==> flow/design.v <==
module regfile(
		input [4:0] wr_num, input [31:0] wr_data, input wr_en,
		input [4:0] rd0_num, output [31:0] rd0_data,
		input [4:0] rd1_num, output [31:0] rd1_data,
		input clk);
    reg[31:0] data [1:31];  
	always @(posedge clk)
        if(wr_en && wr_num!=0) data[wr_num] <= wr_data;
   	assign rd0_data = (rd0_num!=0) ? data[rd0_num] : 32'h00000000;
   	assign rd1_data = (rd1_num!=0) ? data[rd1_num] : 32'h00000000;
endmodule
module mips(input clk, reset,
            input  [31:0] instr_in, data_in,
            output [31:0] instr_addr, data_addr, data_out,
            output        data_rd_wr);
    parameter [31:0] pc_init = 32'h80020000;
    localparam OP_SPECIAL  = 6'b000000, OP_SPECIAL2 = 6'b011100,
               OP_J = 6'b000010, OP_JAL = 6'b000011,
               OP_BEQ = 6'b000100, OP_BNE = 6'b000101,
               OP_ADDIU = 6'b001001, OP_SLTI = 6'b001010, OP_LUI = 6'b001111,
               OP_LW = 6'b100011, OP_SW = 6'b101011;
    localparam FN_SLL = 6'b000000, FN_JR = 6'b001000,
               FN_ADDU = 6'b100001, FN_SUBU = 6'b100011, FN_MUL = 6'b000010;
    localparam A_ADD = 3'd0, A_SUB = 3'd1, A_SLT = 3'd2, A_SLL = 3'd3,
               A_MUL = 3'd4, A_LUI = 3'd5, A_LINK = 3'd6;
    reg  [31:0] pc;
    reg         id_valid;
    reg  [31:0] id_instr, id_pc4;
    wire        stall;
    wire        id_redirect;
    wire [31:0] id_target;
    assign instr_addr = pc;
    always @(posedge clk) begin
        if (reset) begin
            pc       <= pc_init;
            id_valid <= 1'b0;
        end else if (!stall) begin
            pc       <= id_redirect ? id_target : pc + 32'd4;
            id_valid <= 1'b1;
        end
        if (reset || !stall) begin
            id_instr <= instr_in;
            id_pc4   <= pc + 32'd4;
        end
    end
    wire [5:0]  op    = id_instr[31:26];
    wire [4:0]  f_rs  = id_instr[25:21];
    wire [4:0]  f_rt  = id_instr[20:16];
    wire [4:0]  f_rd  = id_instr[15:11];
    wire [4:0]  f_sa  = id_instr[10:6];
    wire [5:0]  fn    = id_instr[5:0];
    wire [15:0] f_imm = id_instr[15:0];
    wire [31:0] simm  = {{16{f_imm[15]}}, f_imm};
    reg        d_use_rs, d_use_rt, d_wr, d_load, d_store, d_imm, d_br_rs;
    reg        d_beq, d_bne, d_j, d_jr;
    reg [4:0]  d_dst;
    reg [2:0]  d_alu;
    always @* begin
        d_use_rs = 1'b0; d_use_rt = 1'b0; d_wr = 1'b0; d_load = 1'b0;
        d_store = 1'b0; d_imm = 1'b0; d_beq = 1'b0; d_bne = 1'b0;
        d_j = 1'b0; d_jr = 1'b0; d_dst = 5'd0; d_alu = A_ADD; d_br_rs = 1'b0;
        case (op)
            OP_ADDIU: begin d_use_rs = 1'b1; d_wr = 1'b1; d_dst = f_rt; d_imm = 1'b1; d_alu = A_ADD; end
            OP_SLTI:  begin d_use_rs = 1'b1; d_wr = 1'b1; d_dst = f_rt; d_imm = 1'b1; d_alu = A_SLT; end
            OP_LUI:   begin d_wr = 1'b1; d_dst = f_rt; d_alu = A_LUI; end
            OP_LW:    begin d_use_rs = 1'b1; d_wr = 1'b1; d_dst = f_rt; d_imm = 1'b1; d_load = 1'b1; end
            OP_SW:    begin d_use_rs = 1'b1; d_use_rt = 1'b1; d_imm = 1'b1; d_store = 1'b1; end
            OP_BEQ:   begin d_use_rs = 1'b1; d_use_rt = 1'b1; d_beq = 1'b1; end
            OP_BNE:   begin d_use_rs = 1'b1; d_use_rt = 1'b1; d_bne = 1'b1; end
            OP_J:     begin d_j = 1'b1; end
            OP_JAL:   begin d_j = 1'b1; d_wr = 1'b1; d_dst = 5'd31; d_alu = A_LINK; end
            OP_SPECIAL: case (fn)
                FN_SLL:  begin d_use_rt = 1'b1; d_wr = 1'b1; d_dst = f_rd; d_alu = A_SLL; end
                FN_JR:   begin d_use_rs = 1'b1; d_jr = 1'b1; end
                FN_SUBU: begin d_use_rs = 1'b1; d_use_rt = 1'b1; d_wr = 1'b1; d_dst = f_rd; d_alu = A_SUB; end
                default: begin d_use_rs = 1'b1; d_use_rt = 1'b1; d_wr = 1'b1; d_dst = f_rd; d_alu = A_ADD; end  
            endcase
            OP_SPECIAL2: if (fn == FN_MUL) begin
                d_use_rs = 1'b1; d_use_rt = 1'b1; d_wr = 1'b1; d_dst = f_rd; d_alu = A_MUL;
            end
            default: ;
        endcase
        if (d_dst == 5'd0) d_wr = 1'b0;
    end
    wire d_branch = d_beq | d_bne | d_jr;    
    reg        wb_wr;
    reg [4:0]  wb_dst;
    reg [31:0] wb_res;
    wire [31:0] rf_rs, rf_rt;
    regfile regs(.wr_num(wb_dst), .wr_data(wb_res), .wr_en(wb_wr),
                 .rd0_num(f_rs), .rd0_data(rf_rs),
                 .rd1_num(f_rt), .rd1_data(rf_rt),
                 .clk(clk));
    wire [31:0] id_rs_wb = (wb_wr && wb_dst == f_rs) ? wb_res : rf_rs;
    wire [31:0] id_rt_wb = (wb_wr && wb_dst == f_rt) ? wb_res : rf_rt;
    reg        ex_valid, ex_wr, ex_load, ex_store, ex_imm;
    reg [4:0]  ex_dst, ex_rs, ex_rt, ex_sa;
    reg [2:0]  ex_alu;
    reg [31:0] ex_a, ex_b, ex_simm, ex_link;
    reg        me_valid, me_wr, me_load, me_store;
    reg [4:0]  me_dst;
    reg [31:0] me_res, me_sdata;
    wire [31:0] br_rs = (me_valid && me_wr && me_dst == f_rs) ? me_res : id_rs_wb;
    wire [31:0] br_rt = (me_valid && me_wr && me_dst == f_rt) ? me_res : id_rt_wb;
    wire hz_rs = d_use_rs && f_rs != 5'd0;
    wire hz_rt = d_use_rt && f_rt != 5'd0;
    wire ex_hit = ex_valid && ex_wr && ((hz_rs && ex_dst == f_rs) || (hz_rt && ex_dst == f_rt));
    wire me_hit = me_valid && me_wr && me_load && ((hz_rs && me_dst == f_rs) || (hz_rt && me_dst == f_rt));
    assign stall = id_valid && ((ex_hit && (ex_load || d_branch)) || (me_hit && d_branch));
    wire br_eq = (br_rs == br_rt);
    assign id_redirect = id_valid && !stall &&
                         (d_j || d_jr || (d_beq && br_eq) || (d_bne && !br_eq));
    assign id_target = d_jr ? br_rs :
                       d_j  ? {id_pc4[31:28], id_instr[25:0], 2'b00} :
                              id_pc4 + {simm[29:0], 2'b00};
    always @(posedge clk) begin
        if (reset) begin
            ex_valid <= 1'b0;
        end else begin
            ex_valid <= id_valid && !stall;
        end
        ex_wr    <= d_wr && id_valid && !stall;
        ex_load  <= d_load;
        ex_store <= d_store && id_valid && !stall;
        ex_imm   <= d_imm;
        ex_alu   <= d_alu;
        ex_dst   <= d_dst;
        ex_rs    <= f_rs;
        ex_rt    <= f_rt;
        ex_sa    <= f_sa;
        ex_a     <= id_rs_wb;
        ex_b     <= id_rt_wb;
        ex_simm  <= simm;
        ex_link  <= id_pc4 + 32'd4;
    end
    wire [31:0] fa = (me_valid && me_wr && me_dst == ex_rs) ? me_res :
                     (wb_wr && wb_dst == ex_rs) ? wb_res : ex_a;
    wire [31:0] fb = (me_valid && me_wr && me_dst == ex_rt) ? me_res :
                     (wb_wr && wb_dst == ex_rt) ? wb_res : ex_b;
    wire [31:0] opb = ex_imm ? ex_simm : fb;
    reg [31:0] alu_y;
    always @* begin
        case (ex_alu)
            A_SUB:   alu_y = fa - opb;
            A_SLT:   alu_y = {31'd0, $signed(fa) < $signed(opb)};
            A_SLL:   alu_y = fb << ex_sa;
            A_MUL:   alu_y = fa * fb;
            A_LUI:   alu_y = {ex_simm[15:0], 16'd0};
            A_LINK:  alu_y = ex_link;
            default: alu_y = fa + opb;
        endcase
    end
    always @(posedge clk) begin
        if (reset) begin
            me_valid <= 1'b0;
            me_store <= 1'b0;
        end else begin
            me_valid <= ex_valid;
            me_store <= ex_valid && ex_store;
        end
        me_wr    <= ex_valid && ex_wr;
        me_load  <= ex_load;
        me_dst   <= ex_dst;
        me_res   <= alu_y;
        me_sdata <= fb;
    end
    assign data_addr  = me_res;
    assign data_out   = me_sdata;
    assign data_rd_wr = ~me_store;
    always @(posedge clk) begin
        if (reset) wb_wr <= 1'b0;
        else       wb_wr <= me_valid && me_wr;
        wb_dst <= me_dst;
        wb_res <= me_load ? data_in : me_res;
    end
endmodule
-- Tool chain data of mips
Tool output for the design above, in the order of the flow.
Line numbers count from 1 in the design file above.
The mark - stands for no value.
- design top: mips
- clock input: clk
- standard-cell library: sky130hd
- library corner: tt_025C_1v80

-- Elaborated design
Source: Yosys, flattened and elaborated, memories not mapped. Widths are those after wreduce. Print and check cells do not count. Equal cells are merged and count once.
Memory sizes are those after Yosys's memory passes, which may raise the word count (mostly to a power of two), join words into wider ones and drop unused or constant bits.
- noted flip-flop bits (word level): 348
- bits in writable memories: 992
- noted clocked read ports x word width: 64
- memories kept: 1
- input bits at 66
- add/subtract/negate cells: 5
- $mul at 1
- order comparisons: 1
- noted eq/ne operators: 30
- shift operators: 1
- mux-type cells: 42
- noted bitwise logic cells: 3
- reductions and logical operators: 54
- memory list (memory ; words ; width ; read ports ; wr ports ; RTL line ; RTL):
    regs.data ; 31 ; 32 ; 2 ; 1 ; 6 ; reg[31:0] data [1:31];
- operators with widths (kind ; number):
    multiplier 32 x 32 -> 32 bit ; 1
    2-to-1 mux 32 bit ; 16
    parallel mux 32 bit (select 6 bit) ; 1
    adder 32 x 3 -> 32 bit with constant B ; 2
    adder 32 bit ; 2
    equality test 5 bit ; 10
    logical AND 1 bit ; 32
    subtractor 32 bit ; 1
    less-than comparator 32 bit ; 1
    equality test 32 bit ; 1
    << shifter 32 x 5 -> 32 bit ; 1
    2-to-1 mux 5 bit ; 5
    equality test 6 x 4 -> 1 bit with constant B ; 4
    parallel mux 5 bit (select 4 bit) ; 1
    equality test 6 x 2 -> 1 bit with constant B ; 3
    equality test 6 bit with constant B ; 3
    nonzero test 5 bit ; 3
    parallel mux 3 bit (select 5 bit) ; 1
    2-to-1 mux 1 bit ; 13
    equality test 6 x 3 -> 1 bit with constant B ; 2
    logical NOT 6 bit ; 2
    equality test 3 bit with constant B ; 3
    parallel mux 1 bit (select 3 bit) ; 3
    logical OR 1 bit ; 8
    OR reduction 4 bit ; 2
    equality test 3 x 2 -> 1 bit with constant B ; 2
    equality test 6 x 5 -> 1 bit with constant B ; 1
    OR reduction 6 bit ; 1
Other operator kinds: 10; their cells: 12.

-- Depth
Yosys ltp: most cells in a row. Word level: on the elaborated netlist, between registers, memories and ports. Mapped: between sequential cells and ports; inverters and the memories' decode and read muxes count.
- depth in word-level cells at 14
- noted ABC_AREA: 1
- noted depth in mapped cells: 44

-- Netlist
Yosys stat after the flow's synthesis: flattened, memories mapped to cells. It holds for the ABC_AREA given above (unset counts as 0); a run with the other value may have another netlist.
The area totals of this step are shown rounded.
- cell types (cell ; number ; area in all (µm²)):
    sky130_fd_sc_hd__edfxtp_1 ; 1056 ; 3.17E+04
    sky130_fd_sc_hd__fa_1 ; 411 ; 8.23E+03
    sky130_fd_sc_hd__nand2_1 ; 1962 ; 7.36E+03
    sky130_fd_sc_hd__nand3_1 ; 1191 ; 5.96E+03
    sky130_fd_sc_hd__dfxtp_1 ; 292 ; 5.85E+03
    sky130_fd_sc_hd__inv_1 ; 1320 ; 4.95E+03
    sky130_fd_sc_hd__o211ai_1 ; 537 ; 4.03E+03
    sky130_fd_sc_hd__o21ai_0 ; 801 ; 4.01E+03
    sky130_fd_sc_hd__a21oi_1 ; 634 ; 3.17E+03
    sky130_fd_sc_hd__ha_1 ; 217 ; 2.72E+03
    sky130_fd_sc_hd__nor2_1 ; 671 ; 2.52E+03
    sky130_fd_sc_hd__buf_2 ; 274 ; 1.37E+03
    sky130_fd_sc_hd__xor2_1 ; 104 ; 910.874
    sky130_fd_sc_hd__clkbuf_1 ; 211 ; 792.01
    sky130_fd_sc_hd__buf_4 ; 60 ; 450.432
    sky130_fd_sc_hd__o21ai_1 ; 86 ; 430.413
    sky130_fd_sc_hd__xnor2_1 ; 38 ; 332.819
    sky130_fd_sc_hd__buf_6 ; 28 ; 315.302
Not listed: further types 50, cells in them 432.
- cells in the netlist at 10325
- noted chip area (Yosys): 0.0879 mm²
- sequential part of the area at 0.0376 mm²
- noted flip-flop cells: 1348
- buffers at 639

-- Timing after synthesis
OpenSTA on the mapped netlist: ideal clock, no wires. The path of least setup slack (recovery checks aside). Input and output delay are each 20% of the period. Register names are those of the netlist, which keeps one name where synthesis merged equal registers.
- path type: register -> register
- start point: reg wb_dst[3]
- end point: reg me_res[19]
- noted clock period: 11000 ps
- setup time: 132 ps
- launch time at the first pin at 0 ps
- arrival at 7754 ps
- required time at 10868 ps
- noted slack: 3114 ps
- noted delay of the path: 7886 ps
- stages: 40
- buffers on the path: 5
- noted synthesis period reached: 7886 ps
"delay of the path" = arrival - input delay + setup time.
"stages": output pins that drive a net of the path, with the launching flip-flop's if there is one; two outputs of one cell count as two.
"synthesis period reached" is the clock period less the worst setup slack; recovery checks do not enter. This is arithmetic on one report: input and output delays are still those of the set period (20% each).
Between the ends stands the longest chain of elaborated cells between them, by number of cells; it is not shown to be the way that was timed. Of several equally long chains one is given.
Each line given opens the expression or statement behind the cell; cells for indexed reads and writes are added by Yosys, which also makes memories of some case tables.
- path through: sky130_fd_sc_hd__dfxtp_1 > sky130_fd_sc_hd__buf_4 > sky130_fd_sc_hd__inv_2 > sky130_fd_sc_hd__buf_6 > sky130_fd_sc_hd__nand2_1 > sky130_fd_sc_hd__nand2_1 > sky130_fd_sc_hd__nor2_2 > sky130_fd_sc_hd__nand3_4 > sky130_fd_sc_hd__buf_6 > sky130_fd_sc_hd__nand2_1 > sky130_fd_sc_hd__nand2_1 > sky130_fd_sc_hd__a21oi_1 > sky130_fd_sc_hd__clkbuf_1 > sky130_fd_sc_hd__clkinv_1 > sky130_fd_sc_hd__clkbuf_1 > sky130_fd_sc_hd__nor2_1 > sky130_fd_sc_hd__fa_1 > sky130_fd_sc_hd__inv_1 > (+4 left out) > sky130_fd_sc_hd__ha_1 > sky130_fd_sc_hd__ha_1 > sky130_fd_sc_hd__inv_1 > sky130_fd_sc_hd__fa_1 > sky130_fd_sc_hd__inv_1 > sky130_fd_sc_hd__fa_1 > sky130_fd_sc_hd__ha_1 > sky130_fd_sc_hd__nand2_1 > sky130_fd_sc_hd__a21oi_1 > sky130_fd_sc_hd__a211oi_1 > sky130_fd_sc_hd__o221ai_1 > sky130_fd_sc_hd__a21boi_0 > sky130_fd_sc_hd__o21ai_0 > sky130_fd_sc_hd__or2_2 > sky130_fd_sc_hd__nand3_1 > sky130_fd_sc_hd__nand2_1 > sky130_fd_sc_hd__a221oi_1 > sky130_fd_sc_hd__nand3_1
- noted cells in the longest elaborated chain: 7
- RTL lines, path after synthesis (element ; RTL line ; RTL):
    from (decl) ; 87 ; reg [4:0]  wb_dst;
    from (assign) ; 173 ; wb_dst <= me_dst;
    equality test 5 bit ; 139 ; (wb_wr && wb_dst == ex_rt) ? wb_res : ex_b;
    logical AND 1 bit ; 139 ;
    2-to-1 mux 32 bit ; 139 ;
    2-to-1 mux 32 bit ; 138 ; wire [31:0] fb = (me_valid && me_wr && me_dst == ex_rt) ? me_res :
    2-to-1 mux 32 bit ; 140 ; wire [31:0] opb = ex_imm ? ex_simm : fb;
    adder 32 bit ; 150 ; default: alu_y = fa + opb;
    parallel mux 32 bit (select 6 bit) ; 143 ; case (ex_alu)
    to (assign) ; 164 ; me_res   <= alu_y;
    to (decl) ; 102 ; reg [31:0] me_res, me_sdata;

-- Worst path after layout
From the final timing report of record 1: the path of least setup slack in the routed layout; clock arrival at registers is part of the times.
The path's times are printed in steps of 10 ps; the period is the one set.
- path type: register -> register
- start point: reg me_dst[4]
- end point: reg me_res[29]
- noted clock period: 11000 ps
- setup time: 160 ps
- launch time at the first pin at 910 ps
- arrival at 9310 ps
- required time at 11740 ps
- noted slack: 2420 ps
- stages: 34
- buffers on the path: 5
Between the ends stands the longest chain of elaborated cells between them, by number of cells; it is not shown to be the way that was timed. Of several equally long chains one is given.
- path through: sky130_fd_sc_hd__dfxtp_2 > sky130_fd_sc_hd__xor2_1 > sky130_fd_sc_hd__nor2_1 > sky130_fd_sc_hd__nand3_4 > sky130_fd_sc_hd__buf_8 > sky130_fd_sc_hd__buf_6 > sky130_fd_sc_hd__a21oi_4 > sky130_fd_sc_hd__buf_12 > sky130_fd_sc_hd__clkinvlp_4 > sky130_fd_sc_hd__clkbuf_16 > sky130_fd_sc_hd__buf_12 > sky130_fd_sc_hd__nor2_1 > sky130_fd_sc_hd__fa_1 > sky130_fd_sc_hd__inv_1 > sky130_fd_sc_hd__fa_1 > sky130_fd_sc_hd__fa_1 > sky130_fd_sc_hd__fa_1 > sky130_fd_sc_hd__inv_1 > sky130_fd_sc_hd__fa_1 > sky130_fd_sc_hd__fa_1 > sky130_fd_sc_hd__fa_1 > sky130_fd_sc_hd__fa_1 > sky130_fd_sc_hd__ha_2 > sky130_fd_sc_hd__nand2_1 > sky130_fd_sc_hd__nor2_1 > sky130_fd_sc_hd__nand2_1 > sky130_fd_sc_hd__o211ai_1 > sky130_fd_sc_hd__nand2_1 > sky130_fd_sc_hd__nand2_2 > sky130_fd_sc_hd__nand3_2 > sky130_fd_sc_hd__a21oi_2 > sky130_fd_sc_hd__o21ai_2 > sky130_fd_sc_hd__nor2_1 > sky130_fd_sc_hd__nand3_2
- noted cells in the longest elaborated chain: 6
- RTL lines, path post-layout (element ; RTL line ; RTL):
    from (decl) ; 101 ; reg [4:0]  me_dst;
    from (assign) ; 163 ; me_dst   <= ex_dst;
    equality test 5 bit ; 138 ; wire [31:0] fb = (me_valid && me_wr && me_dst == ex_rt) ? me_res :
    logical AND 1 bit ; 138 ;
    2-to-1 mux 32 bit ; 138 ;
    2-to-1 mux 32 bit ; 140 ; wire [31:0] opb = ex_imm ? ex_simm : fb;
    adder 32 bit ; 150 ; default: alu_y = fa + opb;
    parallel mux 32 bit (select 6 bit) ; 143 ; case (ex_alu)
    to (assign) ; 164 ; me_res   <= alu_y;
    to (decl) ; 102 ; reg [31:0] me_res, me_sdata;

Wiki page: mips / flow data

Measured data: module mips, platform sky130hd, 2 stored runs of the flow under differing settings, order arbitrary. Input and output delays are each 20% of the period that was set; the output load is 0.01 pF.
By "achieved clock period" is meant the clock period of the run minus its worst setup slack. This is arithmetic on one report: input and output delays are still those of the set period (20% each).
"worst setup path time" = time allowed to the worst setup path (clock period - input delay - output delay, where it has them) - its slack; a late launch clock adds to it, a late capture clock takes from it.
"worst setup path time" is given in steps of 10 ps.
The results are shown rounded.

Record 1

==> flow/run.sh <==
#!/bin/bash
# the make line also repeats the synthesis and layout settings of config.mk as NAME=value (left out here)
make -C /OpenROAD-flow-scripts/flow DESIGN_CONFIG=/design/flow/config.mk WORK_HOME=/design/flow/orfs CLKGATE_MAP_FILE= finish
==> flow/config.mk <==
export PLATFORM = sky130hd
export DESIGN_NAME = mips
export DESIGN_NICKNAME = mips
export VERILOG_FILES = /design/flow/design.v
export SDC_FILE = /design/flow/constraint.sdc
export NUM_CORES = 4
export LEC_CHECK = 0
export ABC_AREA = 1
export CAP_MARGIN = 20
export CELL_PAD_IN_SITES_DETAIL_PLACEMENT = 1
export CELL_PAD_IN_SITES_GLOBAL_PLACEMENT = 0
export CORE_MARGIN = 2
export CORE_UTILIZATION = 27
export CTS_CLUSTER_SIZE = 21
export GPL_ROUTABILITY_DRIVEN = 0
export GPL_TIMING_DRIVEN = 0
export MAX_ROUTING_LAYER = met5
export MIN_ROUTING_LAYER = met1
export PLACE_DENSITY_LB_ADDON = 0.07
export SETUP_SLACK_MARGIN = 2.47
export SLEW_MARGIN = 15
==> flow/constraint.sdc <==
create_clock -name core_clock -period 11.0 [get_ports {clk}]
set_input_delay 2.2000 -clock core_clock [delete_from_list [all_inputs] [get_ports {clk}]]
set_output_delay 2.2000 -clock core_clock [all_outputs]
set_load 0.01 [all_outputs]

Measured in record 1:
- achieved clock period at 8576 ps
- cell area after synthesis: 0.0879 mm²
- setup slack of the worst path: 2420 ps
- post-layout utilization: 0.333
- worst setup path time at 8580 ps
- critical path kind: register -> register
- smallest hold slack: 362 ps
- post-route setup TNS at 0 ps
- full die area at 0.33 mm²

Record 2

==> flow/run.sh <==
#!/bin/bash
# the make line also repeats the synthesis and layout settings of config.mk as NAME=value (left out here)
make -C /OpenROAD-flow-scripts/flow DESIGN_CONFIG=/design/flow/config.mk WORK_HOME=/design/flow/orfs CLKGATE_MAP_FILE= finish
==> flow/config.mk <==
export PLATFORM = sky130hd
export DESIGN_NAME = mips
export DESIGN_NICKNAME = mips
export VERILOG_FILES = /design/flow/design.v
export SDC_FILE = /design/flow/constraint.sdc
export NUM_CORES = 4
export LEC_CHECK = 0
export CAP_MARGIN = 20
export CELL_PAD_IN_SITES_DETAIL_PLACEMENT = 1
export CELL_PAD_IN_SITES_GLOBAL_PLACEMENT = 0
export CORE_MARGIN = 2
export CORE_UTILIZATION = 40
export CTS_CLUSTER_SIZE = 21
export GPL_ROUTABILITY_DRIVEN = 0
export GPL_TIMING_DRIVEN = 0
export MAX_ROUTING_LAYER = met4
export MIN_ROUTING_LAYER = met2
export PLACE_DENSITY_LB_ADDON = 0.07
export SETUP_SLACK_MARGIN = 0.07
export SLEW_MARGIN = 20
==> flow/constraint.sdc <==
create_clock -name core_clock -period 11.0 [get_ports {clk}]
set_input_delay 2.2000 -clock core_clock [delete_from_list [all_inputs] [get_ports {clk}]]
set_output_delay 2.2000 -clock core_clock [all_outputs]
set_load 0.01 [all_outputs]

Record 2: not finished: routing ended with error GRT-0116.
